==> flow/design.v <==
`timescale 1ns / 1ps
module dff(      
    input clk,  
    input rst,
    input D,     
    output reg Q
);
    always @(posedge clk) begin
        if (rst)
            Q <= 1'b0;
        else
            Q <= D;
    end
endmodule
module debouncer(
    input clk,  
    input rst,
    input btn_in, 
    output btn_out
    );
    wire Q1, Q2, Q2_bar;
    dff dff1(
        .clk (clk),
        .rst (rst),
        .D (btn_in),
        .Q (Q1)
    );
    dff dff2 (
        .clk (clk),
        .rst (rst),
        .D (Q1),
        .Q (Q2)
    );
    assign Q2_bar  = ~Q2;
    assign btn_out = Q2_bar & Q1;
endmodule
`timescale 1ns / 1ps
module select_phase(
    input clk,       
    input rst,
    input sel,       
    input [7: 0] seg,	 
    input [3: 0] an,		 
    output phase,	 
    output reg [27: 0] pships
    );
    reg [2: 0] sel_count;
    assign phase = (sel_count < 3'd4) ? 0: 1;
    reg [27: 0] guess_bit;
    always @* begin
        guess_bit = 28'd0;
        case (an)
            4'b1110: begin
                case (seg)
                    8'b11111110: guess_bit = 28'd1 << 1;
                    8'b11111101: guess_bit = 28'd1 << 0;
                    8'b11111011: guess_bit = 28'd1 << 4;
                    8'b11110111: guess_bit = 28'd1 << 3;
                    8'b11101111: guess_bit = 28'd1 << 2;
                    8'b11011111: guess_bit = 28'd1 << 6;
                    8'b10111111: guess_bit = 28'd1 << 5;
                    default: ;
                endcase
            end
            4'b1101: begin
                case (seg)
                    8'b11111110: guess_bit = 28'd1 << 8;
                    8'b11111101: guess_bit = 28'd1 << 7;
                    8'b11111011: guess_bit = 28'd1 << 11;
                    8'b11110111: guess_bit = 28'd1 << 10;
                    8'b11101111: guess_bit = 28'd1 << 9;
                    8'b11011111: guess_bit = 28'd1 << 13;
                    8'b10111111: guess_bit = 28'd1 << 12;
                    default: ;
                endcase
            end
            4'b1011: begin
                case (seg)
                    8'b11111110: guess_bit = 28'd1 << 15;
                    8'b11111101: guess_bit = 28'd1 << 14;
                    8'b11111011: guess_bit = 28'd1 << 18;
                    8'b11110111: guess_bit = 28'd1 << 17;
                    8'b11101111: guess_bit = 28'd1 << 16;
                    8'b11011111: guess_bit = 28'd1 << 20;
                    8'b10111111: guess_bit = 28'd1 << 19;
                    default: ;
                endcase
            end
            4'b0111: begin
                case (seg)
                    8'b11111110: guess_bit = 28'd1 << 22;
                    8'b11111101: guess_bit = 28'd1 << 21;
                    8'b11111011: guess_bit = 28'd1 << 25;
                    8'b11110111: guess_bit = 28'd1 << 24;
                    8'b11101111: guess_bit = 28'd1 << 23;
                    8'b11011111: guess_bit = 28'd1 << 27;
                    8'b10111111: guess_bit = 28'd1 << 26;
                    default: ;
                endcase
            end
            default: ;
        endcase      
    end
    always @ (posedge clk) begin
        if (rst) begin
            pships <= 0;
            sel_count <= 0;
        end
        else if(sel && sel_count < 4 && phase == 0) begin
            sel_count <= sel_count + 1'b1;     
            pships <= pships + guess_bit;
        end      
    end      
endmodule
`timescale 1ns / 1ps
module select(
    input clk,
    input rst,
    input phase,      
    input sel,       
    input btnU,      
    input btnD,      
    input btnR,      
    input btnL,      
    output reg [3: 0] an,
    output reg [7: 0] seg,
    output [27:0] pships,
    output [27:0] cships
    );
    always @ (posedge clk) begin
            if (rst) begin
                an <= 4'b1110;
                seg <= 8'b11111110;
            end
            else if (seg == 8'b11111110) begin
                if (btnR) begin
                    an <= (an == 4'b1110) ? 
                        4'b0111: (an >> 1'b1) | 4'd8;     
                end
                else begin
                    seg <= 
                    (btnL ? 8'b11111011:
                    btnU ? 8'b11111101: seg);
                end
            end
            else if (seg == 8'b11111101) begin
                if (btnR) begin
                    an <= (an == 4'b1110) ? 
                        4'b0111: (an >> 1'b1) | 4'd8;     
                end
                else begin
                    seg <= 
                    (btnL ? 8'b11110111:
                    btnD ? 8'b11111110: seg);
                end
            end
            else if (seg == 8'b11111011) begin
                seg <= 
                    (btnR ? 8'b11111110:
                    btnL? 8'b11011111:
                    btnU ? 8'b11110111: seg); 
            end
            else if(seg == 8'b11110111) begin
                seg <= 
                    (btnR ? 8'b11111101:
                    btnL ? 8'b10111111:
                    btnD ? 8'b11111011:
                    btnU ? 8'b11101111: seg); 
            end
            else if (seg == 8'b11101111) begin
                seg <= 
                    (btnR ? 8'b11111101:
                    btnL ? 8'b10111111:
                    btnD ? 8'b11110111: seg);
            end
            else if (seg == 8'b11011111) begin
                if (btnL) begin
                    an <= (an == 4'b0111) ?
                        4'b1110: ((an << 1) | 1'b1);     
                end
                else begin
                    seg <= 
                        (btnR ? 8'b11111011:    
                        btnU ? 8'b10111111: seg);
                end
            end
            else if (8'b10111111) begin
                if (btnL) begin 
                    an <= (an == 4'b0111) ?
                        4'b1110: ((an << 1) | 1'b1);     
                end
                else begin
                    seg <= 
                        (btnR ? 8'b11110111:
                        btnD ? 8'b11011111: seg);
                end
            end
            else begin
                seg <= seg;
            end
    end
endmodule
`timescale 1ns / 1ps
module game_phase(
    input clk,
    input sel,       
	 input sw,
	input rst,
	input phase,		 
    input [7: 0] seg,	 
    input [3: 0] an,		 
    output reg [27: 0] pships,  
    output reg [27: 0] sing_guess
    );
    reg [4: 0] sel_count;
    reg [27: 0] guess_bit;
    reg [27: 0] sing_bit;
    always @* begin
        guess_bit = 28'd0;
        sing_bit = 28'd0;
        case (an)
            4'b1110: begin
                case (seg)
                    8'b11111110: begin guess_bit = 28'd1 << 1; sing_bit = 28'd1 << 1; end
                    8'b11111101: begin guess_bit = 28'd1 << 0; sing_bit = 28'd1 << 0; end
                    8'b11111011: begin guess_bit = 28'd1 << 4; sing_bit = 28'd1 << 4; end
                    8'b11110111: begin guess_bit = 28'd1 << 3; sing_bit = 28'd1 << 3; end
                    8'b11101111: begin guess_bit = 28'd1 << 2; sing_bit = 28'd1 << 2; end
                    8'b11011111: begin guess_bit = 28'd1 << 6; sing_bit = 28'd1 << 6; end
                    8'b10111111: begin guess_bit = 28'd1 << 5; sing_bit = 28'd1 << 5; end
                    default: ;
                endcase
            end
            4'b1101: begin
                case (seg)
                    8'b11111110: begin guess_bit = 28'd1 << 8; sing_bit = 28'd1 << 5; end
                    8'b11111101: begin guess_bit = 28'd1 << 7; sing_bit = 28'd1 << 7; end
                    8'b11111011: begin guess_bit = 28'd1 << 11; sing_bit = 28'd1 << 11; end
                    8'b11110111: begin guess_bit = 28'd1 << 10; sing_bit = 28'd1 << 10; end
                    8'b11101111: begin guess_bit = 28'd1 << 9; sing_bit = 28'd1 << 9; end
                    8'b11011111: begin guess_bit = 28'd1 << 13; sing_bit = 28'd1 << 13; end
                    8'b10111111: begin guess_bit = 28'd1 << 12; sing_bit = 28'd1 << 12; end
                    default: ;
                endcase
            end
            4'b1011: begin
                case (seg)
                    8'b11111110: begin guess_bit = 28'd1 << 15; sing_bit = 28'd1 << 15; end
                    8'b11111101: begin guess_bit = 28'd1 << 14; sing_bit = 28'd1 << 14; end
                    8'b11111011: begin guess_bit = 28'd1 << 18; sing_bit = 28'd1 << 18; end
                    8'b11110111: begin guess_bit = 28'd1 << 17; sing_bit = 28'd1 << 17; end
                    8'b11101111: begin guess_bit = 28'd1 << 16; sing_bit = 28'd1 << 16; end
                    8'b11011111: begin guess_bit = 28'd1 << 20; sing_bit = 28'd1 << 20; end
                    8'b10111111: begin guess_bit = 28'd1 << 19; sing_bit = 28'd1 << 19; end
                    default: ;
                endcase
            end
            4'b0111: begin
                case (seg)
                    8'b11111110: begin guess_bit = 28'd1 << 22; sing_bit = 28'd1 << 22; end
                    8'b11111101: begin guess_bit = 28'd1 << 21; sing_bit = 28'd1 << 21; end
                    8'b11111011: begin guess_bit = 28'd1 << 25; sing_bit = 28'd1 << 25; end
                    8'b11110111: begin guess_bit = 28'd1 << 24; sing_bit = 28'd1 << 24; end
                    8'b11101111: begin guess_bit = 28'd1 << 23; sing_bit = 28'd1 << 23; end
                    8'b11011111: begin guess_bit = 28'd1 << 27; sing_bit = 28'd1 << 27; end
                    8'b10111111: begin guess_bit = 28'd1 << 26; sing_bit = 28'd1 << 26; end
                    default: ;
                endcase
            end
            default: ;
        endcase      
    end
    always @ (posedge clk) begin
		if (rst) begin
				sel_count <= 0;
				pships <= 0;
				sing_guess <= 0;
        end else if(!sw && sel && phase) begin
            sel_count <= sel_count + 1'b1;     
            if (guess_bit != 28'd0) begin
                pships <= pships | guess_bit;
                sing_guess <= sing_bit;
            end
        end      
    end      
endmodule
`timescale 1ns / 1ps
module correct_guess_counter(
    input clk,      
    input rst,
    input sel,
    input phase,
    input sw,
    input [27: 0] c_curr_guess,
    input [27: 0] p_curr_guess,
    input [27: 0] cships,
    input [27: 0] pships,
    output finish
    );
    reg [2: 0] c_correct;
    reg [2: 0] p_correct;
    assign finish = (c_correct >= 4 || p_correct >= 4);
    always @(posedge clk) begin
        if (rst) begin
            c_correct <= 0;
            p_correct <= 0;
        end
        else if(phase && sw && sel) begin 
            c_correct <= c_correct + |(pships & c_curr_guess);
        end
        else if(phase && sel && !sw) begin      
            p_correct <= p_correct + |(cships & p_curr_guess);
        end
    end
endmodule
`timescale 1ns / 1ps
module c_guess_generator
(
    input clk,       
    input rst,
	input sel,
    input sw,        
	input phase,
    output reg [27: 0] comp_guess,
    output reg [27: 0] sing_guess
);
    reg [4:0] counter;
    reg [27: 0] guess;
    always @* begin
        case (counter)
            5'd0: guess = 28'h0000020;    
            5'd1: guess = 28'h0000040;    
            5'd2: guess = 28'h0010000;    
            5'd3: guess = 28'h0400000;    
            5'd4: guess = 28'h0000004;    
            5'd5: guess = 28'h0000080;    
            5'd6: guess = 28'h0000400;    
            5'd7: guess = 28'h0000200;    
            5'd8: guess = 28'h2000000;    
            5'd9: guess = 28'h0080000;    
            5'd10: guess = 28'h4000000;    
            5'd11: guess = 28'h0004000;    
            5'd12: guess = 28'h0000010;    
            5'd13: guess = 28'h0000800;    
            5'd14: guess = 28'h0000100;    
            5'd15: guess = 28'h0000008;    
            5'd16: guess = 28'h0040000;    
            5'd17: guess = 28'h0000001;    
            5'd18: guess = 28'h0002000;    
            5'd19: guess = 28'h0001000;    
            5'd20: guess = 28'h0800000;    
            5'd21: guess = 28'h0100000;    
            5'd22: guess = 28'h0200000;    
            5'd23: guess = 28'h1000000;    
            5'd24: guess = 28'h8000000;    
            5'd25: guess = 28'h0000002;    
            5'd26: guess = 28'h0008000;    
            5'd27: guess = 28'h0020000;    
            default: guess = 28'h0000000;
        endcase
    end
    always @ (posedge clk) begin
		if (rst) begin
			  counter <= 0;
			  comp_guess <= 0;
			  sing_guess <= 0;
        end else if (sw && sel && phase && counter < 5'd28) begin         
            comp_guess <= comp_guess | guess;
            sing_guess <= guess;
            counter <= counter + 1;
        end      
    end      
endmodule
`timescale 1ns / 1ps
module vga640x480(
	input clk,		 
	input phase,			 
    input finish,
	input rst,			 
	input [27: 0] pships,		 
	input [27: 0] cships,		 
	input [27: 0] pguess,		 
	input [27: 0] cguess,		 
	output hsync,		 
	output vsync,		 
	output reg [2:0] red,	 
	output reg [2:0] green,  
	output reg [1:0] blue	 
	);
    reg [27: 0] p_guess_res;
    reg [27: 0] c_guess_res;
    parameter hpixels = 800; 
    parameter vlines = 521;  
    parameter hpulse = 96; 	 
    parameter vpulse = 2; 	 
    parameter hbp = 144; 	 
    parameter hfp = 784; 	 
    parameter vbp = 31; 		 
    parameter vfp = 511; 	 
    parameter mid_v = 271 ;	 
    parameter ship_len = 70;	 
    parameter ship_w = 20; 	 
    parameter in_ship_sep = 10;  
    parameter vf_off = 60;	 
    parameter vb_off = 60;	 
    parameter vm_off = 30;   
    parameter horiz_sep = 24 ; 	 
    parameter c_sh1_x = hfp - horiz_sep - ship_w;
    parameter c_sh1_y = vbp + vb_off;
    parameter c_sh2_x = c_sh1_x;
    parameter c_sh2_y = c_sh1_y + ship_len + in_ship_sep;
    parameter c_sh3_x = c_sh1_x - ship_len - in_ship_sep;
    parameter c_sh3_y = c_sh1_y;
    parameter c_sh4_x = c_sh3_x;
    parameter c_sh4_y = c_sh3_y + ship_len;
    parameter c_sh5_x = c_sh4_x;
    parameter c_sh5_y = c_sh4_y + (in_ship_sep + ship_len - ship_w);
    parameter c_sh6_x = c_sh3_x - ship_w - in_ship_sep;
    parameter c_sh6_y = c_sh1_y;
    parameter c_sh7_x = c_sh6_x;
    parameter c_sh7_y = c_sh6_y + ship_len + in_ship_sep;
    parameter c_sh8_x = c_sh6_x - horiz_sep - ship_w;
    parameter c_sh8_y = vbp + vb_off;
    parameter c_sh9_x = c_sh8_x;
    parameter c_sh9_y = c_sh8_y + ship_len + in_ship_sep;
    parameter c_sh10_x = c_sh8_x - ship_len - in_ship_sep;
    parameter c_sh10_y = c_sh8_y;
    parameter c_sh11_x = c_sh10_x;
    parameter c_sh11_y = c_sh10_y + ship_len;
    parameter c_sh12_x = c_sh10_x;
    parameter c_sh12_y = c_sh11_y + (in_ship_sep + ship_len - ship_w);
    parameter c_sh13_x = c_sh10_x - ship_w - in_ship_sep;
    parameter c_sh13_y = c_sh8_y;
    parameter c_sh14_x = c_sh13_x;
    parameter c_sh14_y = c_sh13_y + ship_len + in_ship_sep;
    parameter c_sh15_x = c_sh13_x - horiz_sep - ship_w;
    parameter c_sh15_y = vbp + vb_off;
    parameter c_sh16_x = c_sh15_x;
    parameter c_sh16_y = c_sh15_y + ship_len + in_ship_sep;
    parameter c_sh17_x = c_sh15_x - ship_len - in_ship_sep;
    parameter c_sh17_y = c_sh15_y;
    parameter c_sh18_x = c_sh17_x;
    parameter c_sh18_y = c_sh17_y + ship_len;
    parameter c_sh19_x = c_sh17_x;
    parameter c_sh19_y = c_sh18_y + (in_ship_sep + ship_len - ship_w);
    parameter c_sh20_x = c_sh17_x - ship_w - in_ship_sep;
    parameter c_sh20_y = c_sh15_y;
    parameter c_sh21_x = c_sh20_x;
    parameter c_sh21_y = c_sh20_y + ship_len + in_ship_sep;
    parameter c_sh22_x = c_sh20_x - horiz_sep - ship_w;
    parameter c_sh22_y = vbp + vb_off;
    parameter c_sh23_x = c_sh22_x;
    parameter c_sh23_y = c_sh22_y + ship_len + in_ship_sep;
    parameter c_sh24_x = c_sh22_x - ship_len - in_ship_sep;
    parameter c_sh24_y = c_sh22_y;
    parameter c_sh25_x = c_sh24_x;
    parameter c_sh25_y = c_sh24_y + ship_len;
    parameter c_sh26_x = c_sh24_x;
    parameter c_sh26_y = c_sh25_y + (in_ship_sep + ship_len - ship_w);
    parameter c_sh27_x = c_sh24_x - ship_w - in_ship_sep;
    parameter c_sh27_y = c_sh22_y;
    parameter c_sh28_x = c_sh27_x;
    parameter c_sh28_y = c_sh27_y + ship_len + in_ship_sep;
	parameter p_sh1_x = hfp - horiz_sep - ship_w;
	parameter p_sh1_y = mid_v + vm_off;
	parameter p_sh2_x = p_sh1_x;
	parameter p_sh2_y = p_sh1_y + ship_len + in_ship_sep;
	parameter p_sh3_x = p_sh1_x - ship_len - in_ship_sep;
	parameter p_sh3_y = p_sh1_y;
	parameter p_sh4_x = p_sh3_x;
	parameter p_sh4_y = p_sh3_y + ship_len;
	parameter p_sh5_x = p_sh4_x;
	parameter p_sh5_y = p_sh4_y + (in_ship_sep + ship_len - ship_w);
	parameter p_sh6_x = p_sh3_x - ship_w - in_ship_sep;
	parameter p_sh6_y = p_sh1_y;
	parameter p_sh7_x = p_sh6_x;
	parameter p_sh7_y = p_sh6_y + ship_len + in_ship_sep;
	parameter p_sh8_x = p_sh6_x - horiz_sep - ship_w;
	parameter p_sh8_y = mid_v + vm_off;
	parameter p_sh9_x = p_sh8_x;
	parameter p_sh9_y = p_sh8_y + ship_len + in_ship_sep;
	parameter p_sh10_x = p_sh8_x - ship_len - in_ship_sep;
	parameter p_sh10_y = p_sh8_y;
	parameter p_sh11_x = p_sh10_x;
	parameter p_sh11_y = p_sh10_y + ship_len;
	parameter p_sh12_x = p_sh10_x;
	parameter p_sh12_y = p_sh11_y + (in_ship_sep + ship_len - ship_w);
	parameter p_sh13_x = p_sh10_x - ship_w - in_ship_sep;
	parameter p_sh13_y = p_sh8_y;
	parameter p_sh14_x = p_sh13_x;
	parameter p_sh14_y = p_sh13_y + ship_len + in_ship_sep;
	parameter p_sh15_x = p_sh13_x - horiz_sep - ship_w;
	parameter p_sh15_y = mid_v + vm_off;
	parameter p_sh16_x = p_sh15_x;
	parameter p_sh16_y = p_sh15_y + ship_len + in_ship_sep;
	parameter p_sh17_x = p_sh15_x - ship_len - in_ship_sep;
	parameter p_sh17_y = p_sh15_y;
	parameter p_sh18_x = p_sh17_x;
	parameter p_sh18_y = p_sh17_y + ship_len;
	parameter p_sh19_x = p_sh17_x;
	parameter p_sh19_y = p_sh18_y + (in_ship_sep + ship_len - ship_w);
	parameter p_sh20_x = p_sh17_x - ship_w - in_ship_sep;
	parameter p_sh20_y = p_sh15_y;
	parameter p_sh21_x = p_sh20_x;
	parameter p_sh21_y = p_sh20_y + ship_len + in_ship_sep;
	parameter p_sh22_x = p_sh20_x - horiz_sep - ship_w;
	parameter p_sh22_y = mid_v + vm_off;
	parameter p_sh23_x = p_sh22_x;
	parameter p_sh23_y = p_sh22_y + ship_len + in_ship_sep;
	parameter p_sh24_x = p_sh22_x - ship_len - in_ship_sep;
	parameter p_sh24_y = p_sh22_y;
	parameter p_sh25_x = p_sh24_x;
	parameter p_sh25_y = p_sh24_y + ship_len;
	parameter p_sh26_x = p_sh24_x;
	parameter p_sh26_y = p_sh25_y + (in_ship_sep + ship_len - ship_w);
	parameter p_sh27_x = p_sh24_x - ship_w - in_ship_sep;
	parameter p_sh27_y = p_sh22_y;
	parameter p_sh28_x = p_sh27_x;
	parameter p_sh28_y = p_sh27_y + ship_len + in_ship_sep;
    reg [9:0] hc;
    reg [9:0] vc;
    always @(posedge clk)
    begin
        if (rst) begin
            hc <= 0;
            vc <= 0;
        end
        else if (hc < hpixels - 1)
            hc <= hc + 1;
        else
        begin
            hc <= 0;
            if (vc < vlines - 1)
                vc <= vc + 1;
            else
                vc <= 0;
        end
    end
    assign hsync = (hc < hpulse) ? 0:1;
    assign vsync = (vc < vpulse) ? 0:1;
    always @(posedge clk) begin
      if (rst) begin
        p_guess_res = 0;
        c_guess_res = 0;
        green = 3'b000;
        red = 3'b000;
        blue = 2'b00;
      end
      else begin
        if(phase) begin
            p_guess_res = p_guess_res | (cships & pguess);   
            c_guess_res = c_guess_res | (pships & cguess);   
        end
        if (vc >= c_sh1_y && vc < c_sh1_y + ship_len && hc >= c_sh1_x && hc < c_sh1_x + ship_w) begin
            if (phase && p_guess_res[0] && pguess[0] && !finish) begin
                green = 3'b000;
                red = 3'b111;
                blue = 2'b00;
            end
            else if (phase && !p_guess_res[0] && pguess[0] && !finish) begin
                green = 3'b000;
                red = 3'b000;
                blue = 2'b11;
            end
            else begin
                green = 3'b101;
                red = 3'b101;
                blue = 2'b10;
            end
        end
        else if (vc >= c_sh2_y && vc < c_sh2_y + ship_len && hc >= c_sh2_x && hc < c_sh2_x  + ship_w) begin
            if (phase && p_guess_res[1] && pguess[1] && !finish) begin
                green = 3'b000;
                red = 3'b111;
                blue = 2'b00;
            end
            else if (phase && !p_guess_res[1] && pguess[1] && !finish) begin
                green = 3'b000;
                red = 3'b000;
                blue = 2'b11;
            end
            else begin
                green = 3'b101;
                red = 3'b101;
                blue = 2'b10;
            end
        end
        else if (vc >= c_sh3_y && vc < c_sh3_y + ship_w && hc >= c_sh3_x && hc < c_sh3_x + ship_len) begin
            if (phase && p_guess_res[2] && pguess[2] && !finish) begin
                green = 3'b000;
                red = 3'b111;
                blue = 2'b00;
            end
            else if (phase && !p_guess_res[2] && pguess[2] && !finish) begin
                green = 3'b000;
                red = 3'b000;
                blue = 2'b11;
            end
            else begin
                green = 3'b101;
                red = 3'b101;
                blue = 2'b10;
            end
        end
        else if (vc >= c_sh4_y && vc < c_sh4_y + ship_w && hc >= c_sh4_x && hc < c_sh4_x + ship_len) begin
            if (phase && p_guess_res[3] && pguess[3] && !finish) begin
                green = 3'b000;
                red = 3'b111;
                blue = 2'b00;
            end
            else if (phase && !p_guess_res[3] && pguess[3] && !finish) begin
                green = 3'b000;
                red = 3'b000;
                blue = 2'b11;
            end
            else begin
                green = 3'b101;
                red = 3'b101;
                blue = 2'b10;
            end
        end
        else if (vc >= c_sh5_y && vc < c_sh5_y + ship_w && hc >= c_sh5_x && hc < c_sh5_x + ship_len) begin
            if (phase && p_guess_res[4] && pguess[4] && !finish) begin
                green = 3'b000;
                red = 3'b111;
                blue = 2'b00;
            end
            else if (phase && !p_guess_res[4] && pguess[4] && !finish) begin
                green = 3'b000;
                red = 3'b000;
                blue = 2'b11;
            end
            else begin
                green = 3'b101;
                red = 3'b101;
                blue = 2'b10;
            end
        end
        else if (vc >= c_sh6_y && vc < c_sh6_y + ship_len && hc >= c_sh6_x && hc < c_sh6_x + ship_w) begin
            if (phase && p_guess_res[5] && pguess[5] && !finish) begin
                green = 3'b000;
                red = 3'b111;
                blue = 2'b00;
            end
            else if (phase && !p_guess_res[5] && pguess[5] && !finish) begin
                green = 3'b000;
                red = 3'b000;
                blue = 2'b11;
            end
            else begin
                green = 3'b101;
                red = 3'b101;
                blue = 2'b10;
            end
        end
        else if (vc >= c_sh7_y && vc < c_sh7_y + ship_len && hc >= c_sh7_x && hc < c_sh7_x + ship_w) begin
            if (phase && p_guess_res[6] && pguess[6] && !finish) begin
                green = 3'b000;
                red = 3'b111;
                blue = 2'b00;
            end
            else if (phase && !p_guess_res[6] && pguess[6] && !finish) begin
                green = 3'b000;
                red = 3'b000;
                blue = 2'b11;
            end
            else begin
                green = 3'b101;
                red = 3'b101;
                blue = 2'b10;
            end
        end
        else if (vc >= c_sh8_y && vc < c_sh8_y + ship_len && hc >= c_sh8_x && hc < c_sh8_x + ship_w) begin
            if (phase && p_guess_res && pguess[7] && !finish) begin
                green = 3'b000;
                red = 3'b111;
                blue = 2'b00;
            end
            else if (phase && !p_guess_res && pguess[7] && !finish) begin
                green = 3'b000;
                red = 3'b000;
                blue = 2'b11;
            end
            else begin
                green = 3'b101;
                red = 3'b101;
                blue = 2'b10;
            end
        end
        else if (vc >= c_sh9_y && vc < c_sh9_y + ship_len && hc >= c_sh9_x && hc < c_sh9_x + ship_w) begin
            if (phase && p_guess_res[8] && pguess[8] && !finish) begin
                green = 3'b000;
                red = 3'b111;
                blue = 2'b00;
            end
            else if (phase && !p_guess_res[8] && pguess[8] && !finish) begin
                green = 3'b000;
                red = 3'b000;
                blue = 2'b11;
            end
            else begin
                green = 3'b101;
                red = 3'b101;
                blue = 2'b10;
            end
        end
        else if (vc >= c_sh10_y && vc < c_sh10_y + ship_w && hc >= c_sh10_x && hc < c_sh10_x + ship_len) begin
            if (phase && p_guess_res[9] && pguess[9] && !finish) begin
                green = 3'b000;
                red = 3'b111;
                blue = 2'b00;
            end
            else if (phase && !p_guess_res[9] && pguess[9] && !finish) begin
                green = 3'b000;
                red = 3'b000;
                blue = 2'b11;
            end
            else begin
                green = 3'b101;
                red = 3'b101;
                blue = 2'b10;
            end
        end
        else if (vc >= c_sh11_y && vc < c_sh11_y + ship_w && hc >= c_sh11_x && hc < c_sh11_x + ship_len) begin
            if (phase && p_guess_res[10] && pguess[10] && !finish) begin
                green = 3'b000;
                red = 3'b111;
                blue = 2'b00;
            end
            else if (phase && !p_guess_res[10] && pguess[10] && !finish) begin
                green = 3'b000;
                red = 3'b000;
                blue = 2'b11;
            end
            else begin
                green = 3'b101;
                red = 3'b101;
                blue = 2'b10;
            end
        end
        else if (vc >= c_sh12_y && vc < c_sh12_y + ship_w && hc >= c_sh12_x && hc < c_sh12_x + ship_len) begin
            if (phase && p_guess_res[11] && pguess[11] && !finish) begin
                green = 3'b000;
                red = 3'b111;
                blue = 2'b00;
            end
            else if (phase && !p_guess_res[11] && pguess[11] && !finish) begin
                green = 3'b000;
                red = 3'b000;
                blue = 2'b11;
            end
            else begin
                green = 3'b101;
                red = 3'b101;
                blue = 2'b10;
            end
        end
        else if (vc >= c_sh13_y && vc < c_sh13_y + ship_len && hc >= c_sh13_x && hc < c_sh13_x + ship_w) begin
            if (phase && p_guess_res[12] && pguess[12] && !finish) begin
                green = 3'b000;
                red = 3'b111;
                blue = 2'b00;
            end
            else if (phase && !p_guess_res[12] && pguess[12] && !finish) begin
                green = 3'b000;
                red = 3'b000;
                blue = 2'b11;
            end
            else begin
                green = 3'b101;
                red = 3'b101;
                blue = 2'b10;
            end
        end
        else if (vc >= c_sh14_y && vc < c_sh14_y + ship_len && hc >= c_sh14_x && hc < c_sh14_x + ship_w) begin
            if (phase && p_guess_res[13] && pguess[13] && !finish) begin
                green = 3'b000;
                red = 3'b111;
                blue = 2'b00;
            end
            else if (phase && !p_guess_res[13] && pguess[13] && !finish) begin
                green = 3'b000;
                red = 3'b000;
                blue = 2'b11;
            end
            else begin
                green = 3'b101;
                red = 3'b101;
                blue = 2'b10;
            end
        end
        else if (vc >= c_sh15_y && vc < c_sh15_y + ship_len && hc >= c_sh15_x && hc < c_sh15_x + ship_w) begin
            if (phase && p_guess_res[14] && pguess[14] && !finish) begin
                green = 3'b000;
                red = 3'b111;
                blue = 2'b00;
            end
            else if (phase && !p_guess_res[14] && pguess[14] && !finish) begin
                green = 3'b000;
                red = 3'b000;
                blue = 2'b11;
            end
            else begin
                green = 3'b101;
                red = 3'b101;
                blue = 2'b10;
            end
        end
        else if (vc >= c_sh16_y && vc < c_sh16_y + ship_len && hc >= c_sh16_x && hc < c_sh16_x + ship_w) begin
            if (phase && p_guess_res[15] && pguess[15] && !finish) begin
                green = 3'b000;
                red = 3'b111;
                blue = 2'b00;
            end
            else if (phase && !p_guess_res[15] && pguess[15] && !finish) begin
                green = 3'b000;
                red = 3'b000;
                blue = 2'b11;
            end
            else begin
                green = 3'b101;
                red = 3'b101;
                blue = 2'b10;
            end
        end
        else if (vc >= c_sh17_y && vc < c_sh17_y + ship_w && hc >= c_sh17_x && hc < c_sh17_x + ship_len) begin
            if (phase && p_guess_res[16] && pguess[16] && !finish) begin
                green = 3'b000;
                red = 3'b111;
                blue = 2'b00;
            end
            else if (phase && !p_guess_res[16] && pguess[16] && !finish) begin
                green = 3'b000;
                red = 3'b000;
                blue = 2'b11;
            end
            else begin
                green = 3'b101;
                red = 3'b101;
                blue = 2'b10;
            end
        end
        else if (vc >= c_sh18_y && vc < c_sh18_y + ship_w && hc >= c_sh18_x && hc < c_sh18_x + ship_len) begin
            if (phase && p_guess_res[17] && pguess[17] && !finish) begin
                green = 3'b000;
                red = 3'b111;
                blue = 2'b00;
            end
            else if (phase && !p_guess_res[17] && pguess[17] && !finish) begin
                green = 3'b000;
                red = 3'b000;
                blue = 2'b11;
            end
            else begin
                green = 3'b101;
                red = 3'b101;
                blue = 2'b10;
            end
        end
        else if (vc >= c_sh19_y && vc < c_sh19_y + ship_w && hc >= c_sh19_x && hc < c_sh19_x + ship_len) begin
            if (phase && p_guess_res[18] && pguess[18] && !finish) begin
                green = 3'b000;
                red = 3'b111;
                blue = 2'b00;
            end
            else if (phase && !p_guess_res[18] && pguess[18] && !finish) begin
                green = 3'b000;
                red = 3'b000;
                blue = 2'b11;
            end
            else begin
                green = 3'b101;
                red = 3'b101;
                blue = 2'b10;
            end
        end
        else if (vc >= c_sh20_y && vc < c_sh20_y + ship_len && hc >= c_sh20_x && hc < c_sh20_x + ship_w) begin
            if (phase && p_guess_res[19] && pguess[19] && !finish) begin
                green = 3'b000;
                red = 3'b111;
                blue = 2'b00;
            end
            else if (phase && !p_guess_res[19] && pguess[19] && !finish) begin
                green = 3'b000;
                red = 3'b000;
                blue = 2'b11;
            end
            else begin
                green = 3'b101;
                red = 3'b101;
                blue = 2'b10;
            end
        end
        else if (vc >= c_sh21_y && vc < c_sh21_y + ship_len && hc >= c_sh21_x && hc < c_sh21_x + ship_w) begin
            if (phase && p_guess_res[20] && pguess[20] && !finish) begin
                green = 3'b000;
                red = 3'b111;
                blue = 2'b00;
            end
            else if (phase && !p_guess_res[20] && pguess[20] && !finish) begin
                green = 3'b000;
                red = 3'b000;
                blue = 2'b11;
            end
            else begin
                green = 3'b101;
                red = 3'b101;
                blue = 2'b10;
            end
        end
        else if (vc >= c_sh22_y && vc < c_sh15_y + ship_len && hc >= c_sh22_x && hc < c_sh22_x + ship_w) begin
            if (phase && p_guess_res[21] && pguess[21] && !finish) begin
                green = 3'b000;
                red = 3'b111;
                blue = 2'b00;
            end
            else if (phase && !p_guess_res[21] && pguess[21] && !finish) begin
                green = 3'b000;
                red = 3'b000;
                blue = 2'b11;
            end
            else begin
                green = 3'b101;
                red = 3'b101;
                blue = 2'b10;
            end
        end
        else if (vc >= c_sh23_y && vc < c_sh23_y + ship_len && hc >= c_sh23_x && hc < c_sh23_x + ship_w) begin
            if (phase && p_guess_res[22] && pguess[22] && !finish) begin
                green = 3'b000;
                red = 3'b111;
                blue = 2'b00;
            end
            else if (phase && !p_guess_res[22] && pguess[22] && !finish) begin
                green = 3'b000;
                red = 3'b000;
                blue = 2'b11;
            end
            else begin
                green = 3'b101;
                red = 3'b101;
                blue = 2'b10;
            end
        end
        else if (vc >= c_sh24_y && vc < c_sh24_y + ship_w && hc >= c_sh24_x && hc < c_sh24_x + ship_len) begin
            if (phase && p_guess_res[23] && pguess[23] && !finish) begin
                green = 3'b000;
                red = 3'b111;
                blue = 2'b00;
            end
            else if (phase && !p_guess_res[23] && pguess[23] && !finish) begin
                green = 3'b000;
                red = 3'b000;
                blue = 2'b11;
            end
            else begin
                green = 3'b101;
                red = 3'b101;
                blue = 2'b10;
            end
        end
        else if (vc >= c_sh25_y && vc < c_sh25_y + ship_w && hc >= c_sh26_x && hc < c_sh26_x + ship_len) begin
            if (phase && p_guess_res[24] && pguess[24] && !finish) begin
                green = 3'b000;
                red = 3'b111;
                blue = 2'b00;
            end
            else if (phase && !p_guess_res[24] && pguess[24] && !finish) begin
                green = 3'b000;
                red = 3'b000;
                blue = 2'b11;
            end
            else begin
                green = 3'b101;
                red = 3'b101;
                blue = 2'b10;
            end
        end
        else if (vc >= c_sh26_y && vc < c_sh26_y + ship_w && hc >= c_sh26_x && hc < c_sh26_x + ship_len) begin
            if (phase && p_guess_res[25] && pguess[25] && !finish) begin
                green = 3'b000;
                red = 3'b111;
                blue = 2'b00;
            end
            else if (phase && !p_guess_res[25] && pguess[25] && !finish) begin
                green = 3'b000;
                red = 3'b000;
                blue = 2'b11;
            end
            else begin
                green = 3'b101;
                red = 3'b101;
                blue = 2'b10;
            end
        end
        else if (vc >= c_sh27_y && vc < c_sh27_y + ship_len && hc >= c_sh27_x && hc < c_sh27_x + ship_w) begin
            if (phase && p_guess_res[26] && pguess[26] && !finish) begin
                green = 3'b000;
                red = 3'b111;
                blue = 2'b00;
            end
            else if (phase && !p_guess_res[26] && pguess[26] && !finish) begin
                green = 3'b000;
                red = 3'b000;
                blue = 2'b11;
            end
            else begin
                green = 3'b101;
                red = 3'b101;
                blue = 2'b10;
            end
        end
        else if (vc >= c_sh28_y && vc < c_sh28_y + ship_len && hc >= c_sh28_x && hc < c_sh28_x + ship_w) begin
            if (phase && p_guess_res[27] && pguess[27] && !finish) begin
                green = 3'b000;
                red = 3'b111;
                blue = 2'b00;
            end
            else if (phase && !p_guess_res[27] && pguess[27] && !finish) begin
                green = 3'b000;
                red = 3'b000;
                blue = 2'b11;
            end
            else begin
                green = 3'b101;
                red = 3'b101;
                blue = 2'b10;
            end
        end
		else if (vc >= p_sh1_y && vc < p_sh1_y + ship_len && hc >= p_sh1_x && hc < p_sh1_x + ship_w) begin
				if (phase && c_guess_res[0] && cguess[0] && !finish) begin
					green = 3'b000;
					red = 3'b111;
					blue = 2'b00;
				end
				else if (pships[0] && !finish) begin
					green = 3'b111;
					red = 3'b111;
					blue = 2'b11;
				end
				else if (phase && !c_guess_res[0] && cguess[0] && !finish) begin
					green = 3'b000;
					red = 3'b000;
					blue = 2'b11;
				end
				else begin
					green = 3'b101;
					red = 3'b101;
					blue = 2'b10;
				end
		end
		else if (vc >= p_sh2_y && vc < p_sh2_y + ship_len && hc >= p_sh2_x && hc < p_sh2_x  + ship_w) begin
				if (phase && c_guess_res[1] && cguess[1] && !finish) begin
					green = 3'b000;
					red = 3'b111;
					blue = 2'b00;
				end
				else if (pships[1] && !finish) begin
					green = 3'b111;
					red = 3'b111;
					blue = 2'b11;
				end
				else if (phase && !c_guess_res[1] && cguess[1] && !finish) begin
					green = 3'b000;
					red = 3'b000;
					blue = 2'b11;
				end
				else begin
					green = 3'b101;
					red = 3'b101;
					blue = 2'b10;
				end
		end
		else if (vc >= p_sh3_y && vc < p_sh3_y + ship_w && hc >= p_sh3_x && hc < p_sh3_x + ship_len) begin
				if (phase && c_guess_res[2] && cguess[2] && !finish) begin
					green = 3'b000;
					red = 3'b111;
					blue = 2'b00;
				end
				else if (pships[2] && !finish) begin
					green = 3'b111;
					red = 3'b111;
					blue = 2'b11;
				end
				else if (phase && !c_guess_res[2] && cguess[2] && !finish) begin
					green = 3'b000;
					red = 3'b000;
					blue = 2'b11;
				end
				else begin
					green = 3'b101;
					red = 3'b101;
					blue = 2'b10;
				end
		end
		else if (vc >= p_sh4_y && vc < p_sh4_y + ship_w && hc >= p_sh4_x && hc < p_sh4_x + ship_len) begin
				if (phase && c_guess_res[3] && cguess[3] && !finish) begin
					green = 3'b000;
					red = 3'b111;
					blue = 2'b00;
				end
				else if (pships[3] && !finish) begin
					green = 3'b111;
					red = 3'b111;
					blue = 2'b11;
				end
				else if (phase && !c_guess_res[3] && cguess[3] && !finish) begin
					green = 3'b000;
					red = 3'b000;
					blue = 2'b11;
				end
				else begin
					green = 3'b101;
					red = 3'b101;
					blue = 2'b10;
				end
		end
		else if (vc >= p_sh5_y && vc < p_sh5_y + ship_w && hc >= p_sh5_x && hc < p_sh5_x + ship_len) begin
				if (phase && c_guess_res[4] && cguess[4] && !finish) begin
					green = 3'b000;
					red = 3'b111;
					blue = 2'b00;
				end
				else if (pships[4] && !finish) begin
					green = 3'b111;
					red = 3'b111;
					blue = 2'b11;
				end
				else if (phase && !c_guess_res[4] && cguess[4] && !finish) begin
					green = 3'b000;
					red = 3'b000;
					blue = 2'b11;
				end
				else begin
					green = 3'b101;
					red = 3'b101;
					blue = 2'b10;
				end
		end
		else if (vc >= p_sh6_y && vc < p_sh6_y + ship_len && hc >= p_sh6_x && hc < p_sh6_x + ship_w) begin
				if (phase && c_guess_res[5] && cguess[5] && !finish) begin
					green = 3'b000;
					red = 3'b111;
					blue = 2'b00;
				end
				else if (pships[5] && !finish) begin
					green = 3'b111;
					red = 3'b111;
					blue = 2'b11;
				end
				else if (phase && !c_guess_res[5] && cguess[5] && !finish) begin
					green = 3'b000;
					red = 3'b000;
					blue = 2'b11;
				end
				else begin
					green = 3'b101;
					red = 3'b101;
					blue = 2'b10;
				end
		end
		else if (vc >= p_sh7_y && vc < p_sh7_y + ship_len && hc >= p_sh7_x && hc < p_sh7_x + ship_w) begin
				if (phase && c_guess_res[6] && cguess[6] && !finish) begin
					green = 3'b000;
					red = 3'b111;
					blue = 2'b00;
				end
				else if (pships[6] && !finish) begin
					green = 3'b111;
					red = 3'b111;
					blue = 2'b11;
				end
				else if (phase && !c_guess_res[6] && cguess[6] && !finish) begin
					green = 3'b000;
					red = 3'b000;
					blue = 2'b11;
				end
				else begin
					green = 3'b101;
					red = 3'b101;
					blue = 2'b10;
				end
		end
		else if (vc >= p_sh8_y && vc < p_sh8_y + ship_len && hc >= p_sh8_x && hc < p_sh8_x + ship_w) begin
				if (phase && c_guess_res[7] && cguess[7] && !finish) begin
					green = 3'b000;
					red = 3'b111;
					blue = 2'b00;
				end
				else if (pships[7] && !finish) begin
					green = 3'b111;
					red = 3'b111;
					blue = 2'b11;
				end
				else if (phase && !c_guess_res[7] && cguess[7] && !finish) begin
					green = 3'b000;
					red = 3'b000;
					blue = 2'b11;
				end
				else begin
					green = 3'b101;
					red = 3'b101;
					blue = 2'b10;
				end
		end
		else if (vc >= p_sh9_y && vc < p_sh9_y + ship_len && hc >= p_sh9_x && hc < p_sh9_x + ship_w) begin
				if (phase && c_guess_res[8] && cguess[8] && !finish) begin
					green = 3'b000;
					red = 3'b111;
					blue = 2'b00;
				end
				else if (pships[8] && !finish) begin
					green = 3'b111;
					red = 3'b111;
					blue = 2'b11;
				end
				else if (phase && !c_guess_res[8] && cguess[8] && !finish) begin
					green = 3'b000;
					red = 3'b000;
					blue = 2'b11;
				end
				else begin
					green = 3'b101;
					red = 3'b101;
					blue = 2'b10;
				end
		end
		else if (vc >= p_sh10_y && vc < p_sh10_y + ship_w && hc >= p_sh10_x && hc < p_sh10_x + ship_len) begin
				if (phase && c_guess_res[9] && cguess[9] && !finish) begin
					green = 3'b000;
					red = 3'b111;
					blue = 2'b00;
				end
				else if (pships[9] && !finish) begin
					green = 3'b111;
					red = 3'b111;
					blue = 2'b11;
				end
				else if (phase && !c_guess_res[9] && cguess[9] && !finish) begin
					green = 3'b000;
					red = 3'b000;
					blue = 2'b11;
				end
				else begin
					green = 3'b101;
					red = 3'b101;
					blue = 2'b10;
				end
		end
		else if (vc >= p_sh11_y && vc < p_sh11_y + ship_w && hc >= p_sh11_x && hc < p_sh11_x + ship_len) begin
				if (phase && c_guess_res[10] && cguess[10] && !finish) begin
					green = 3'b000;
					red = 3'b111;
					blue = 2'b00;
				end
				else if (pships[10] && !finish) begin
					green = 3'b111;
					red = 3'b111;
					blue = 2'b11;
				end
				else if (phase && !c_guess_res[10] && cguess[10] && !finish) begin
					green = 3'b000;
					red = 3'b000;
					blue = 2'b11;
				end
				else begin
					green = 3'b101;
					red = 3'b101;
					blue = 2'b10;
				end
		end
		else if (vc >= p_sh12_y && vc < p_sh12_y + ship_w && hc >= p_sh12_x && hc < p_sh12_x + ship_len) begin
				if (phase && c_guess_res[11] && cguess[11] && !finish) begin
					green = 3'b000;
					red = 3'b111;
					blue = 2'b00;
				end
				else if (pships[11] && !finish) begin
					green = 3'b111;
					red = 3'b111;
					blue = 2'b11;
				end
				else if (phase && !c_guess_res[11] && cguess[11] && !finish) begin
					green = 3'b000;
					red = 3'b000;
					blue = 2'b11;
				end
				else begin
					green = 3'b101;
					red = 3'b101;
					blue = 2'b10;
				end
		end
		else if (vc >= p_sh13_y && vc < p_sh13_y + ship_len && hc >= p_sh13_x && hc < p_sh13_x + ship_w) begin
				if (phase && c_guess_res[12] && cguess[12] && !finish) begin
					green = 3'b000;
					red = 3'b111;
					blue = 2'b00;
				end
				else if (pships[12] && !finish) begin
					green = 3'b111;
					red = 3'b111;
					blue = 2'b11;
				end
				else if (phase && !c_guess_res[12] && cguess[12] && !finish) begin
					green = 3'b000;
					red = 3'b000;
					blue = 2'b11;
				end
				else begin
					green = 3'b101;
					red = 3'b101;
					blue = 2'b10;
				end
		end
		else if (vc >= p_sh14_y && vc < p_sh14_y + ship_len && hc >= p_sh14_x && hc < p_sh14_x + ship_w) begin
				if (phase && c_guess_res[13] && cguess[13] && !finish) begin
					green = 3'b000;
					red = 3'b111;
					blue = 2'b00;
				end
				else if (pships[13] && !finish) begin
					green = 3'b111;
					red = 3'b111;
					blue = 2'b11;
				end
				else if (phase && !c_guess_res[13] && cguess[13] && !finish) begin
					green = 3'b000;
					red = 3'b000;
					blue = 2'b11;
				end
				else begin
					green = 3'b101;
					red = 3'b101;
					blue = 2'b10;
				end
		end
		else if (vc >= p_sh15_y && vc < p_sh15_y + ship_len && hc >= p_sh15_x && hc < p_sh15_x + ship_w) begin
				if (phase && c_guess_res[14] && cguess[14] && !finish) begin
					green = 3'b000;
					red = 3'b111;
					blue = 2'b00;
				end
				else if (pships[14] && !finish) begin
					green = 3'b111;
					red = 3'b111;
					blue = 2'b11;
				end
				else if (phase && !c_guess_res[14] && cguess[14] && !finish) begin
					green = 3'b000;
					red = 3'b000;
					blue = 2'b11;
				end
				else begin
					green = 3'b101;
					red = 3'b101;
					blue = 2'b10;
				end
		end
		else if (vc >= p_sh16_y && vc < p_sh16_y + ship_len && hc >= p_sh16_x && hc < p_sh16_x + ship_w) begin
				if (phase && c_guess_res[15] && cguess[15] && !finish) begin
					green = 3'b000;
					red = 3'b111;
					blue = 2'b00;
				end
				else if (pships[15] && !finish) begin
					green = 3'b111;
					red = 3'b111;
					blue = 2'b11;
				end
				else if (phase && !c_guess_res[15] && cguess[15] && !finish) begin
					green = 3'b000;
					red = 3'b000;
					blue = 2'b11;
				end
				else begin
					green = 3'b101;
					red = 3'b101;
					blue = 2'b10;
				end
		end
		else if (vc >= p_sh17_y && vc < p_sh17_y + ship_w && hc >= p_sh17_x && hc < p_sh17_x + ship_len) begin
				if (phase && c_guess_res[16] && cguess[16] && !finish) begin
					green = 3'b000;
					red = 3'b111;
					blue = 2'b00;
				end
				else if (pships[16] && !finish) begin
					green = 3'b111;
					red = 3'b111;
					blue = 2'b11;
				end
				else if (phase && !c_guess_res[16] && cguess[16] && !finish) begin
					green = 3'b000;
					red = 3'b000;
					blue = 2'b11;
				end
				else begin
					green = 3'b101;
					red = 3'b101;
					blue = 2'b10;
				end
		end
		else if (vc >= p_sh18_y && vc < p_sh18_y + ship_w && hc >= p_sh18_x && hc < p_sh18_x + ship_len) begin
				if (phase && c_guess_res[17] && cguess[17] && !finish) begin
					green = 3'b000;
					red = 3'b111;
					blue = 2'b00;
				end
				else if (pships[17] && !finish) begin
					green = 3'b111;
					red = 3'b111;
					blue = 2'b11;
				end
				else if (phase && !c_guess_res[17] && cguess[17] && !finish) begin
					green = 3'b000;
					red = 3'b000;
					blue = 2'b11;
				end
				else begin
					green = 3'b101;
					red = 3'b101;
					blue = 2'b10;
				end
		end
		else if (vc >= p_sh19_y && vc < p_sh19_y + ship_w && hc >= p_sh19_x && hc < p_sh19_x + ship_len) begin
				if (phase && c_guess_res[18] && cguess[18] && !finish) begin
					green = 3'b000;
					red = 3'b111;
					blue = 2'b00;
				end
				else if (pships[18] && !finish) begin
					green = 3'b111;
					red = 3'b111;
					blue = 2'b11;
				end
				else if (phase && !c_guess_res[18] && cguess[18] && !finish) begin
					green = 3'b000;
					red = 3'b000;
					blue = 2'b11;
				end
				else begin
					green = 3'b101;
					red = 3'b101;
					blue = 2'b10;
				end
		end
		else if (vc >= p_sh20_y && vc < p_sh20_y + ship_len && hc >= p_sh20_x && hc < p_sh20_x + ship_w) begin
				if (phase && c_guess_res[19] && cguess[19] && !finish) begin
					green = 3'b000;
					red = 3'b111;
					blue = 2'b00;
				end
				else if (pships[19] && !finish) begin
					green = 3'b111;
					red = 3'b111;
					blue = 2'b11;
				end
				else if (phase && !c_guess_res[19] && cguess[19] && !finish) begin
					green = 3'b000;
					red = 3'b000;
					blue = 2'b11;
				end
				else begin
					green = 3'b101;
					red = 3'b101;
					blue = 2'b10;
				end
		end
		else if (vc >= p_sh21_y && vc < p_sh21_y + ship_len && hc >= p_sh21_x && hc < p_sh21_x + ship_w) begin
				if (phase && c_guess_res[20] && cguess[20] && !finish) begin
					green = 3'b000;
					red = 3'b111;
					blue = 2'b00;
				end
				else if (pships[20] && !finish) begin
					green = 3'b111;
					red = 3'b111;
					blue = 2'b11;
				end
				else if (phase && !c_guess_res[20] && cguess[20] && !finish) begin
					green = 3'b000;
					red = 3'b000;
					blue = 2'b11;
				end
				else begin
					green = 3'b101;
					red = 3'b101;
					blue = 2'b10;
				end
		end
		else if (vc >= p_sh22_y && vc < p_sh15_y + ship_len && hc >= p_sh22_x && hc < p_sh22_x + ship_w) begin
				if (phase && c_guess_res[21] && cguess[21] && !finish) begin
					green = 3'b000;
					red = 3'b111;
					blue = 2'b00;
				end
				else if (pships[21] && !finish) begin
					green = 3'b111;
					red = 3'b111;
					blue = 2'b11;
				end
				else if (phase && !c_guess_res[21] && cguess[21] && !finish) begin
					green = 3'b000;
					red = 3'b000;
					blue = 2'b11;
				end
				else begin
					green = 3'b101;
					red = 3'b101;
					blue = 2'b10;
				end
		end
		else if (vc >= p_sh23_y && vc < p_sh23_y + ship_len && hc >= p_sh23_x && hc < p_sh23_x + ship_w) begin
				if (phase && c_guess_res[22] && cguess[22] && !finish) begin
					green = 3'b000;
					red = 3'b111;
					blue = 2'b00;
				end
				else if (pships[22] && !finish) begin
					green = 3'b111;
					red = 3'b111;
					blue = 2'b11;
				end
				else if (phase && !c_guess_res[22] && cguess[22] && !finish) begin
					green = 3'b000;
					red = 3'b000;
					blue = 2'b11;
				end
				else begin
					green = 3'b101;
					red = 3'b101;
					blue = 2'b10;
				end
		end
		else if (vc >= p_sh24_y && vc < p_sh24_y + ship_w && hc >= p_sh24_x && hc < p_sh24_x + ship_len) begin
				if (phase && c_guess_res[23] && cguess[23] && !finish) begin
					green = 3'b000;
					red = 3'b111;
					blue = 2'b00;
				end
				else if (pships[23] && !finish) begin
					green = 3'b111;
					red = 3'b111;
					blue = 2'b11;
				end
				else if (phase && !c_guess_res[23] && cguess[23] && !finish) begin
					green = 3'b000;
					red = 3'b000;
					blue = 2'b11;
				end
				else begin
					green = 3'b101;
					red = 3'b101;
					blue = 2'b10;
				end
		end
		else if (vc >= p_sh25_y && vc < p_sh25_y + ship_w && hc >= p_sh26_x && hc < p_sh26_x + ship_len) begin
				if (phase && c_guess_res[24] && cguess[24] && !finish) begin
					green = 3'b000;
					red = 3'b111;
					blue = 2'b00;
				end
				else if (pships[24] && !finish) begin
					green = 3'b111;
					red = 3'b111;
					blue = 2'b11;
				end
				else if (phase && !c_guess_res[24] && cguess[24] && !finish) begin
					green = 3'b000;
					red = 3'b000;
					blue = 2'b11;
				end
				else begin
					green = 3'b101;
					red = 3'b101;
					blue = 2'b10;
				end
		end
		else if (vc >= p_sh26_y && vc < p_sh26_y + ship_w && hc >= p_sh26_x && hc < p_sh26_x + ship_len) begin
				if (phase && c_guess_res[25] && cguess[25] && !finish) begin
					green = 3'b000;
					red = 3'b111;
					blue = 2'b00;
				end
				else if (pships[25] && !finish) begin
					green = 3'b111;
					red = 3'b111;
					blue = 2'b11;
				end
				else if (phase && !c_guess_res[25] && cguess[25] && !finish) begin
					green = 3'b000;
					red = 3'b000;
					blue = 2'b11;
				end
				else begin
					green = 3'b101;
					red = 3'b101;
					blue = 2'b10;
				end
		end
		else if (vc >= p_sh27_y && vc < p_sh27_y + ship_len && hc >= p_sh27_x && hc < p_sh27_x + ship_w) begin
				if (phase && c_guess_res[26] && cguess[26] && !finish) begin
					green = 3'b000;
					red = 3'b111;
					blue = 2'b00;
				end
				else if (pships[26] && !finish) begin
					green = 3'b111;
					red = 3'b111;
					blue = 2'b11;
				end
				else if (phase && !c_guess_res[26] && cguess[26] && !finish) begin
					green = 3'b000;
					red = 3'b000;
					blue = 2'b11;
				end
				else begin
					green = 3'b101;
					red = 3'b101;
					blue = 2'b10;
				end
		end
		else if (vc >= p_sh28_y && vc < p_sh28_y + ship_len && hc >= p_sh28_x && hc < p_sh28_x + ship_w) begin
				if (phase && c_guess_res[27] && cguess[27] && !finish) begin
					green = 3'b000;
					red = 3'b111;
					blue = 2'b00;
				end
				else if (pships[27] && !finish) begin
					green = 3'b111;
					red = 3'b111;
					blue = 2'b11;
				end
				else if (phase && !c_guess_res[27] && cguess[27] && !finish) begin
					green = 3'b000;
					red = 3'b000;
					blue = 2'b11;
				end
				else begin
					green = 3'b101;
					red = 3'b101;
					blue = 2'b10;
				end
		end
        else begin
            green = 3'b000;
            red = 3'b000;
            blue = 2'b00;
        end
      end
    end
endmodule
`timescale 1ns / 1ps
module battle_ship(
      input wire clk,			 
      input wire clr,
      input wire btnU,
      input wire btnD,
      input wire btnR,
      input wire btnL,
      input wire sel,
	    input sw,
      output wire [2:0] red,	 
      output wire [2:0] green,   
      output wire [1:0] blue,	     
      output wire [3:0] an,
      output wire [7:0] seg,
      output wire hsync,		 
      output wire vsync			 
	);
	wire clock_4Hz = clk;
	wire clock_25Mhz = clk;
	wire turn;
	wire phase;
  wire finish;
	wire [27: 0] pships;
	wire [27: 0] cships;
  wire [27: 0] c_curr_guess;
  wire [27: 0] p_curr_guess;
	assign cships = 28'b1000000100010000000000010000;
	wire db_btnR;
	wire db_btnL;
	wire db_btnU;
	wire db_btnD;
	wire db_btnSel;
	wire db_btnRst;
	debouncer db_r(
    .clk (clock_4Hz),
		.rst (clr),
    .btn_in (btnR),
    .btn_out (db_btnR)
	);
	debouncer db_l(
		.clk (clock_4Hz),
		.rst (clr),
		.btn_in (btnL),
		.btn_out (db_btnL)
	);
	debouncer db_u(
		.clk (clock_4Hz),
		.rst (clr),
		.btn_in (btnU),
		.btn_out (db_btnU)
	);
	debouncer db_d(
		.clk (clock_4Hz),
		.rst (clr),
		.btn_in (btnD),
		.btn_out (db_btnD)
	);
	debouncer db_sel(
		.clk (clock_4Hz),
		.rst (clr),
		.btn_in (sel),
		.btn_out (db_btnSel)
	);
	assign db_btnRst = clr;
	wire [27:0] cguess;
	wire [27:0] pguess;
	vga640x480 myDisplay(
		.clk(clock_25Mhz),
		.rst(clr),
		.phase(phase),
    .finish (finish),
		.cships(cships),
		.pships(pships),
		.hsync(hsync),
		.vsync(vsync),
		.cguess(cguess),
		.pguess(pguess),
		.red(red),
		.green(green),
		.blue(blue)
	);
	select_phase confirm_select(
		.clk (clock_4Hz),
		.rst (clr),
		.sel (db_btnSel),
		.seg (seg),
		.an (an),
		.phase (phase),
		.pships (pships)
	);
	select mySelections(
		.clk (clock_4Hz),
		.rst (db_btnRst),     	 
		.phase (phase),   		 
		.sel  (db_btnSel),     	 
		.btnU (db_btnU),
		.btnR (db_btnR),
		.btnL (db_btnL),
		.btnD (db_btnD),
		.seg (seg),
		.an (an)
	);
  correct_guess_counter correct_guesses(
      .clk (clock_4Hz),
      .rst (clr),
      .sel (db_btnSel),
      .phase(phase),
      .sw (sw),
      .c_curr_guess (c_curr_guess),
      .p_curr_guess (p_curr_guess),
      .cships (cships),
      .pships (pships),
      .finish (finish)
  ); 
	game_phase myGame(     
		.clk (clock_4Hz),
		.sel (db_btnSel),    
		.rst (db_btnRst),
		.phase (phase),	
		.sw (sw),
		.seg (seg),
		.an (an),
		.pships (pguess),     
    .sing_guess (p_curr_guess)     
	);
	c_guess_generator cguesses
	(
		 .clk (clock_4Hz),
		 .sel (db_btnSel),          
		 .rst (db_btnRst),
		 .sw (sw),
		 .phase (phase),
		 .comp_guess (cguess),
     .sing_guess (c_curr_guess)    
	);
endmodule
* Reports on battle_ship
The steps from the RTL of battle_ship to its reports follow in flow order.
Line numbers count from 1 in the design file above.
Cell names lack the library's common part.
The mark n/a stands for no value.
- Top module :: battle_ship
- Clock input :: clk
- Standard-cell library :: sky130hd
- Library corner :: tt_025C_1v80

* Elaborated design
Counts by Yosys on the flattened word-level netlist (proc, flatten, opt, wreduce; memories kept). Print and check cells are left out.
Memory sizes are those after Yosys's memory passes, which may raise the word count (mostly to a power of two), join words into wider ones and drop unused or constant bits.
- Word width x clocked read ports :: 28
- Output and inout bits :: 22
- Memories :: 1
- ROM bits :: 896
- Register bits :: 260
- Bitwise gates (word level) :: 19
- $lt $le $gt $ge :: 49
- Add/sub/neg operators :: 7
- Reductions and logical operators :: 566
- Mux-type cells :: 558
- Equality and inequality tests :: 23
** Memories
- (name not given) :: words 32, width 28, read ports 1, write ports 0, line 330 : case (counter)
** Operators by type and width (count)
- 2-to-1 mux 3 bit :: 308
- logical AND 1 bit :: 496
- 2-to-1 mux 2 bit :: 140
- case mux 28 bit (select 4 bit) :: 2
- 2-to-1 mux 8 bit :: 28
- case mux 28 bit (select 7 bit) :: 1
- case mux 14 bit (select 7 bit) :: 2
- case mux 21 bit (select 7 bit) :: 1
- bitwise OR 28 bit :: 4
- 2-to-1 mux 28 bit :: 4
- >= comparator 10 x 9 -> 1 bit with constant B :: 10
- < comparator 10 x 9 -> 1 bit with constant B :: 10
Not listed: further kinds 46, cells in them 216.

* Longest topological paths
Yosys ltp: most cells in a row. Word level: on the elaborated netlist, between registers, memories and ports. Mapped: between sequential cells and ports; inverters and the memories' decode and read muxes count.
- Depth in word-level cells :: 67
- ABC_AREA :: 0
- Mapped depth :: 21
- Gate-level depth less buffers :: 20

* After synthesis
Source: synth_stat.txt of the flow (Yosys; design flattened, memories mapped). It holds for the ABC_AREA given above (unset counts as 0); a run with the other value may have another netlist.
The area totals of this step are shown rounded.
** Cells by type
- dfxtp_1 :: count 237, area in all 4744.55 µm²
- nor2_1 :: count 307, area in all 1.15E+03 µm²
- a21oi_1 :: count 192, area in all 960.922 µm²
- nand2_1 :: count 220, area in all 825.792 µm²
- ha_1 :: count 38, area in all 475.456 µm²
- a31oi_1 :: count 66, area in all 412.896 µm²
- o21ai_0 :: count 72, area in all 360.346 µm²
- nand3_1 :: count 63, area in all 315.302 µm²
- nor3_1 :: count 46, area in all 230.221 µm²
- clkbuf_1 :: count 60, area in all 225.216 µm²
Other cell types: 93; their cells: 547.
- Cell count :: 1848
- Cell area after synthesis :: 13900 µm²
- Sequential part of the area :: 4740 µm²
- Flip-flops :: 237
- Buffers :: 111
By module: a second synthesis without flattening, with its own total; a netlist apart from the flattened one above.
- Cell total of the unflattened synthesis :: 2413
- Area (unflattened synthesis) :: 18500 µm²
Rows give one instance, submodules left out.
** Modules
- vga640x480 :: sequential area 1640 µm², cells 1168, instances 1, area 7860 µm²
- c_guess_generator :: sequential area 1780 µm², cells 334, instances 1, area 3050 µm²
- select_phase :: sequential area 621 µm², cells 385, instances 1, area 2830 µm²
- game_phase :: sequential area 1100 µm², cells 241, instances 1, area 2360 µm²
- select :: sequential area 220 µm², cells 193, instances 1, area 1450 µm²
- correct_guess_counter :: sequential area 120 µm², cells 65, instances 1, area 564 µm²
- dff :: sequential area 20.0 µm², cells 2, instances 10, area 33.8 µm²
Modules not listed: 2.

* Timing after synthesis
OpenSTA on the mapped netlist: ideal clock, no wires. The path of least setup slack (recovery checks aside). Input and output delay are each 20% of the period. Register names are those of the netlist, which keeps one name where synthesis merged equal registers.
- Path type :: register -> register
- Start :: register mySelections.seg[3]
- End :: register confirm_select.pships[27]
- Clock period :: 10000 ps
- Slack :: 6169 ps
- Path delay :: 3831 ps
- Arrival :: 3761 ps
- Buffers on the path :: 1
- Driving pins on the path :: 20
- Data required time :: 9930 ps
- Synthesis period reached :: 3831 ps
"path delay" is the arrival time less input delay plus setup time.
"driving pins on the path" counts driving pins, that of a launching flip-flop among them; a cell with two outputs on the path counts twice.
"synthesis period reached" is the clock period less the worst setup slack; recovery checks do not enter. This is arithmetic on one report: input and output delays are still those of the set period (20% each).
The rows between start and end are the longest chain of elaborated cells between them; the timing report does not say that the signal goes this way. Where chains are equally long, one stands for them.
Each line given opens the expression or statement behind the cell; cells for indexed reads and writes are added by Yosys, which also makes memories of some case tables.
At most two assigning lines are given for a register; there are more.
- Path through :: dfxtp_1 > clkbuf_1 > nand4_1 > inv_1 > and2_1 > nand3b_1 > nor2_1 > ha_1 > [... 4 more ...] > a2bb2oi_2 > a41oi_1 > a21oi_1 > nand4_1 > and4b_1 > xor2_1 > or3_1 > a21oi_1
- Cells in the longest elaborated chain :: 4
- Elaborated cells between the ends (all ways) :: 13
- Classes of those cells :: add/sub: 1; eq/ne: 7; mux: 5
** RTL lines, path after synthesis
- from (decl) :: line 126 : output reg [7: 0] seg,
- from (assign) :: line 141 : seg <=
- from (assign) :: line 152 : seg <=
- == test 8 bit :: line 90 : case (seg)
- case mux 28 bit (select 7 bit) :: line 90
- case mux 28 bit (select 4 bit) :: line 52 : case (an)
- adder 28 bit :: line 111 : pships <= pships + guess_bit;
- to (assign) :: line 106 : pships <= 0;
- to (assign) :: line 111
- to (decl) :: line 45 : output reg [27: 0] pships

* Path in the finished layout
From the final timing report of flow run 1: the path of least setup slack in the routed layout; clock arrival at registers is part of the times.
The report prints the path's times to 10 ps; the period is as set.
- Path type :: register -> register
- Start :: register mySelections.seg[0]
- End :: register confirm_select.pships[27]
- Clock period :: 6400 ps
- Arrival :: 4980 ps
- Buffers on the path :: 0
- Data required time :: 6860 ps
- Driving pins on the path :: 18
- Slack :: 1890 ps
The rows between start and end are the longest chain of elaborated cells between them; the timing report does not say that the signal goes this way. Where chains are equally long, one stands for them.
At most two assigning lines are given for a register; there are more.
- Path through :: dfxtp_1 > and3_1 > and3_1 > nand3b_1 > nor2_1 > ha_1 > o21ai_0 > o21a_1 > [... 2 more ...] > a2bb2oi_2 > a41oi_1 > a21oi_1 > nand4_1 > and4b_1 > xor2_1 > or3_1 > a21oi_1
- Cells in the longest elaborated chain :: 4
- Elaborated cells between the ends (all ways) :: 13
- Classes of those cells :: add/sub: 1; eq/ne: 7; mux: 5
** RTL lines, path after layout
- from (decl) :: line 126 : output reg [7: 0] seg,
- from (assign) :: line 141 : seg <=
- from (assign) :: line 152 : seg <=
- == test 8 bit :: line 90 : case (seg)
- case mux 28 bit (select 7 bit) :: line 90
- case mux 28 bit (select 4 bit) :: line 52 : case (an)
- adder 28 bit :: line 111 : pships <= pships + guess_bit;
- to (assign) :: line 106 : pships <= 0;
- to (assign) :: line 111
- to (decl) :: line 45 : output reg [27: 0] pships

Module battle_ship, platform sky130hd: 4 stored runs of the flow (Yosys, OpenROAD) with differing settings, in no particular order. Input and output delays are each 20% of the period that was set; the output load is 0.01 pF.
"period achieved" means the clock period less the worst setup slack. The figure is calculated, with input and output delays left at 20% of the set period.
"worst setup path time" is the time allowed to the run's worst setup path (the clock period less input and output delay, where it has them) less its slack. Clock arrival times count: a late capture clock shortens it, a late launch clock lengthens it.
"worst setup path time" is known to 10 ps.
Results are given in rounded form.

* Flow run 1
** Files
==> flow/run.sh <==
#!/bin/bash
# the make line also repeats the synthesis and layout settings of config.mk as NAME=value (left out here)
make -C /OpenROAD-flow-scripts/flow DESIGN_CONFIG=/design/flow/config.mk WORK_HOME=/design/flow/orfs CLKGATE_MAP_FILE= finish
==> flow/config.mk <==
export PLATFORM = sky130hd
export DESIGN_NAME = battle_ship
export DESIGN_NICKNAME = battle_ship
export VERILOG_FILES = /design/flow/design.v
export SDC_FILE = /design/flow/constraint.sdc
export NUM_CORES = 4
export LEC_CHECK = 0
export CAP_MARGIN = 20
export CELL_PAD_IN_SITES_GLOBAL_PLACEMENT = 1
export CORE_ASPECT_RATIO = 1.64
export CORE_MARGIN = 2
export CORE_UTILIZATION = 61
export CTS_CLUSTER_SIZE = 23
export PLACE_DENSITY_LB_ADDON = 0.14
export SETUP_SLACK_MARGIN = -0.0
export SLEW_MARGIN = 20
export TNS_END_PERCENT = 85
==> flow/constraint.sdc <==
create_clock -name core_clock -period 6.4 [get_ports {clk}]
set_input_delay 1.2800 -clock core_clock [delete_from_list [all_inputs] [get_ports {clk}]]
set_output_delay 1.2800 -clock core_clock [all_outputs]
set_load 0.01 [all_outputs]
** Results
- Synthesis area :: 13,900 µm²
- Lowest setup slack :: 1,890 ps
- Worst setup path time :: 4,510 ps
- Critical path kind :: register -> register
- Full die area :: 24,000 µm²
- Period achieved :: 4,514 ps
- Final worst hold slack :: 448 ps
- Standard-cell area after routing :: 14,800 µm²

* Flow run 2
** Files
==> flow/run.sh <==
#!/bin/bash
# the make line also repeats the synthesis and layout settings of config.mk as NAME=value (left out here)
make -C /OpenROAD-flow-scripts/flow DESIGN_CONFIG=/design/flow/config.mk WORK_HOME=/design/flow/orfs CLKGATE_MAP_FILE= finish
==> flow/config.mk <==
export PLATFORM = sky130hd
export DESIGN_NAME = battle_ship
export DESIGN_NICKNAME = battle_ship
export VERILOG_FILES = /design/flow/design.v
export SDC_FILE = /design/flow/constraint.sdc
export NUM_CORES = 4
export LEC_CHECK = 0
export ABC_AREA = 1
export CAP_MARGIN = 20
export CORE_MARGIN = 2
export CORE_UTILIZATION = 40
export PLACE_DENSITY_LB_ADDON = 0.3
export SLEW_MARGIN = 20
==> flow/constraint.sdc <==
create_clock -name core_clock -period 10.0 [get_ports {clk}]
set_input_delay 2.0000 -clock core_clock [delete_from_list [all_inputs] [get_ports {clk}]]
set_output_delay 2.0000 -clock core_clock [all_outputs]
set_load 0.01 [all_outputs]
** Results
- Synthesis area :: 13,900 µm²
- Lowest setup slack :: 4,140 ps
- Worst setup path time :: 5,860 ps
- Critical path kind :: register -> register
- Full die area :: 36,200 µm²
- Period achieved :: 5,861 ps
- Final worst hold slack :: 428 ps
- Standard-cell area after routing :: 15,500 µm²

* Flow run 3
** Files
==> flow/run.sh <==
#!/bin/bash
# the make line also repeats the synthesis and layout settings of config.mk as NAME=value (left out here)
make -C /OpenROAD-flow-scripts/flow DESIGN_CONFIG=/design/flow/config.mk WORK_HOME=/design/flow/orfs CLKGATE_MAP_FILE= finish
==> flow/config.mk <==
export PLATFORM = sky130hd
export DESIGN_NAME = battle_ship
export DESIGN_NICKNAME = battle_ship
export VERILOG_FILES = /design/flow/design.v
export SDC_FILE = /design/flow/constraint.sdc
export NUM_CORES = 4
export LEC_CHECK = 0
export ABC_AREA = 1
export CAP_MARGIN = 35
export CORE_MARGIN = 2
export CORE_UTILIZATION = 40
export CTS_CLUSTER_SIZE = 88
export GPL_TIMING_DRIVEN = 0
export PLACE_DENSITY_LB_ADDON = 0.3
export SLEW_MARGIN = 20
==> flow/constraint.sdc <==
create_clock -name core_clock -period 10.0 [get_ports {clk}]
set_input_delay 2.0000 -clock core_clock [delete_from_list [all_inputs] [get_ports {clk}]]
set_output_delay 2.0000 -clock core_clock [all_outputs]
set_load 0.01 [all_outputs]
** Results
- Synthesis area :: 13,900 µm²
- Lowest setup slack :: 4,080 ps
- Worst setup path time :: 5,920 ps
- Critical path kind :: register -> register
- Full die area :: 36,200 µm²
- Period achieved :: 5,920 ps
- Final worst hold slack :: 429 ps
- Standard-cell area after routing :: 15,800 µm²

* Flow run 4
** Files
==> flow/run.sh <==
#!/bin/bash
# the make line also repeats the synthesis and layout settings of config.mk as NAME=value (left out here)
make -C /OpenROAD-flow-scripts/flow DESIGN_CONFIG=/design/flow/config.mk WORK_HOME=/design/flow/orfs CLKGATE_MAP_FILE= finish
==> flow/config.mk <==
export PLATFORM = sky130hd
export DESIGN_NAME = battle_ship
export DESIGN_NICKNAME = battle_ship
export VERILOG_FILES = /design/flow/design.v
export SDC_FILE = /design/flow/constraint.sdc
export NUM_CORES = 4
export LEC_CHECK = 0
export CAP_MARGIN = 0
export CELL_PAD_IN_SITES_DETAIL_PLACEMENT = 1
export CORE_ASPECT_RATIO = 0.64
export CORE_MARGIN = 10
export CORE_UTILIZATION = 19
export CTS_CLUSTER_SIZE = 91
export GPL_ROUTABILITY_DRIVEN = 0
export MAX_ROUTING_LAYER = met5
export SLEW_MARGIN = 20
export TNS_END_PERCENT = 75
==> flow/constraint.sdc <==
create_clock -name core_clock -period 10.0 [get_ports {clk}]
set_input_delay 2.0000 -clock core_clock [delete_from_list [all_inputs] [get_ports {clk}]]
set_output_delay 2.0000 -clock core_clock [all_outputs]
set_load 0.01 [all_outputs]
** Results
- Synthesis area :: 13,900 µm²
- Lowest setup slack :: 5,250 ps
- Worst setup path time :: 4,750 ps
- Critical path kind :: register -> register
- Full die area :: 84,500 µm²
- Period achieved :: 4,755 ps
- Final worst hold slack :: 461 ps
- Standard-cell area after routing :: 15,700 µm²
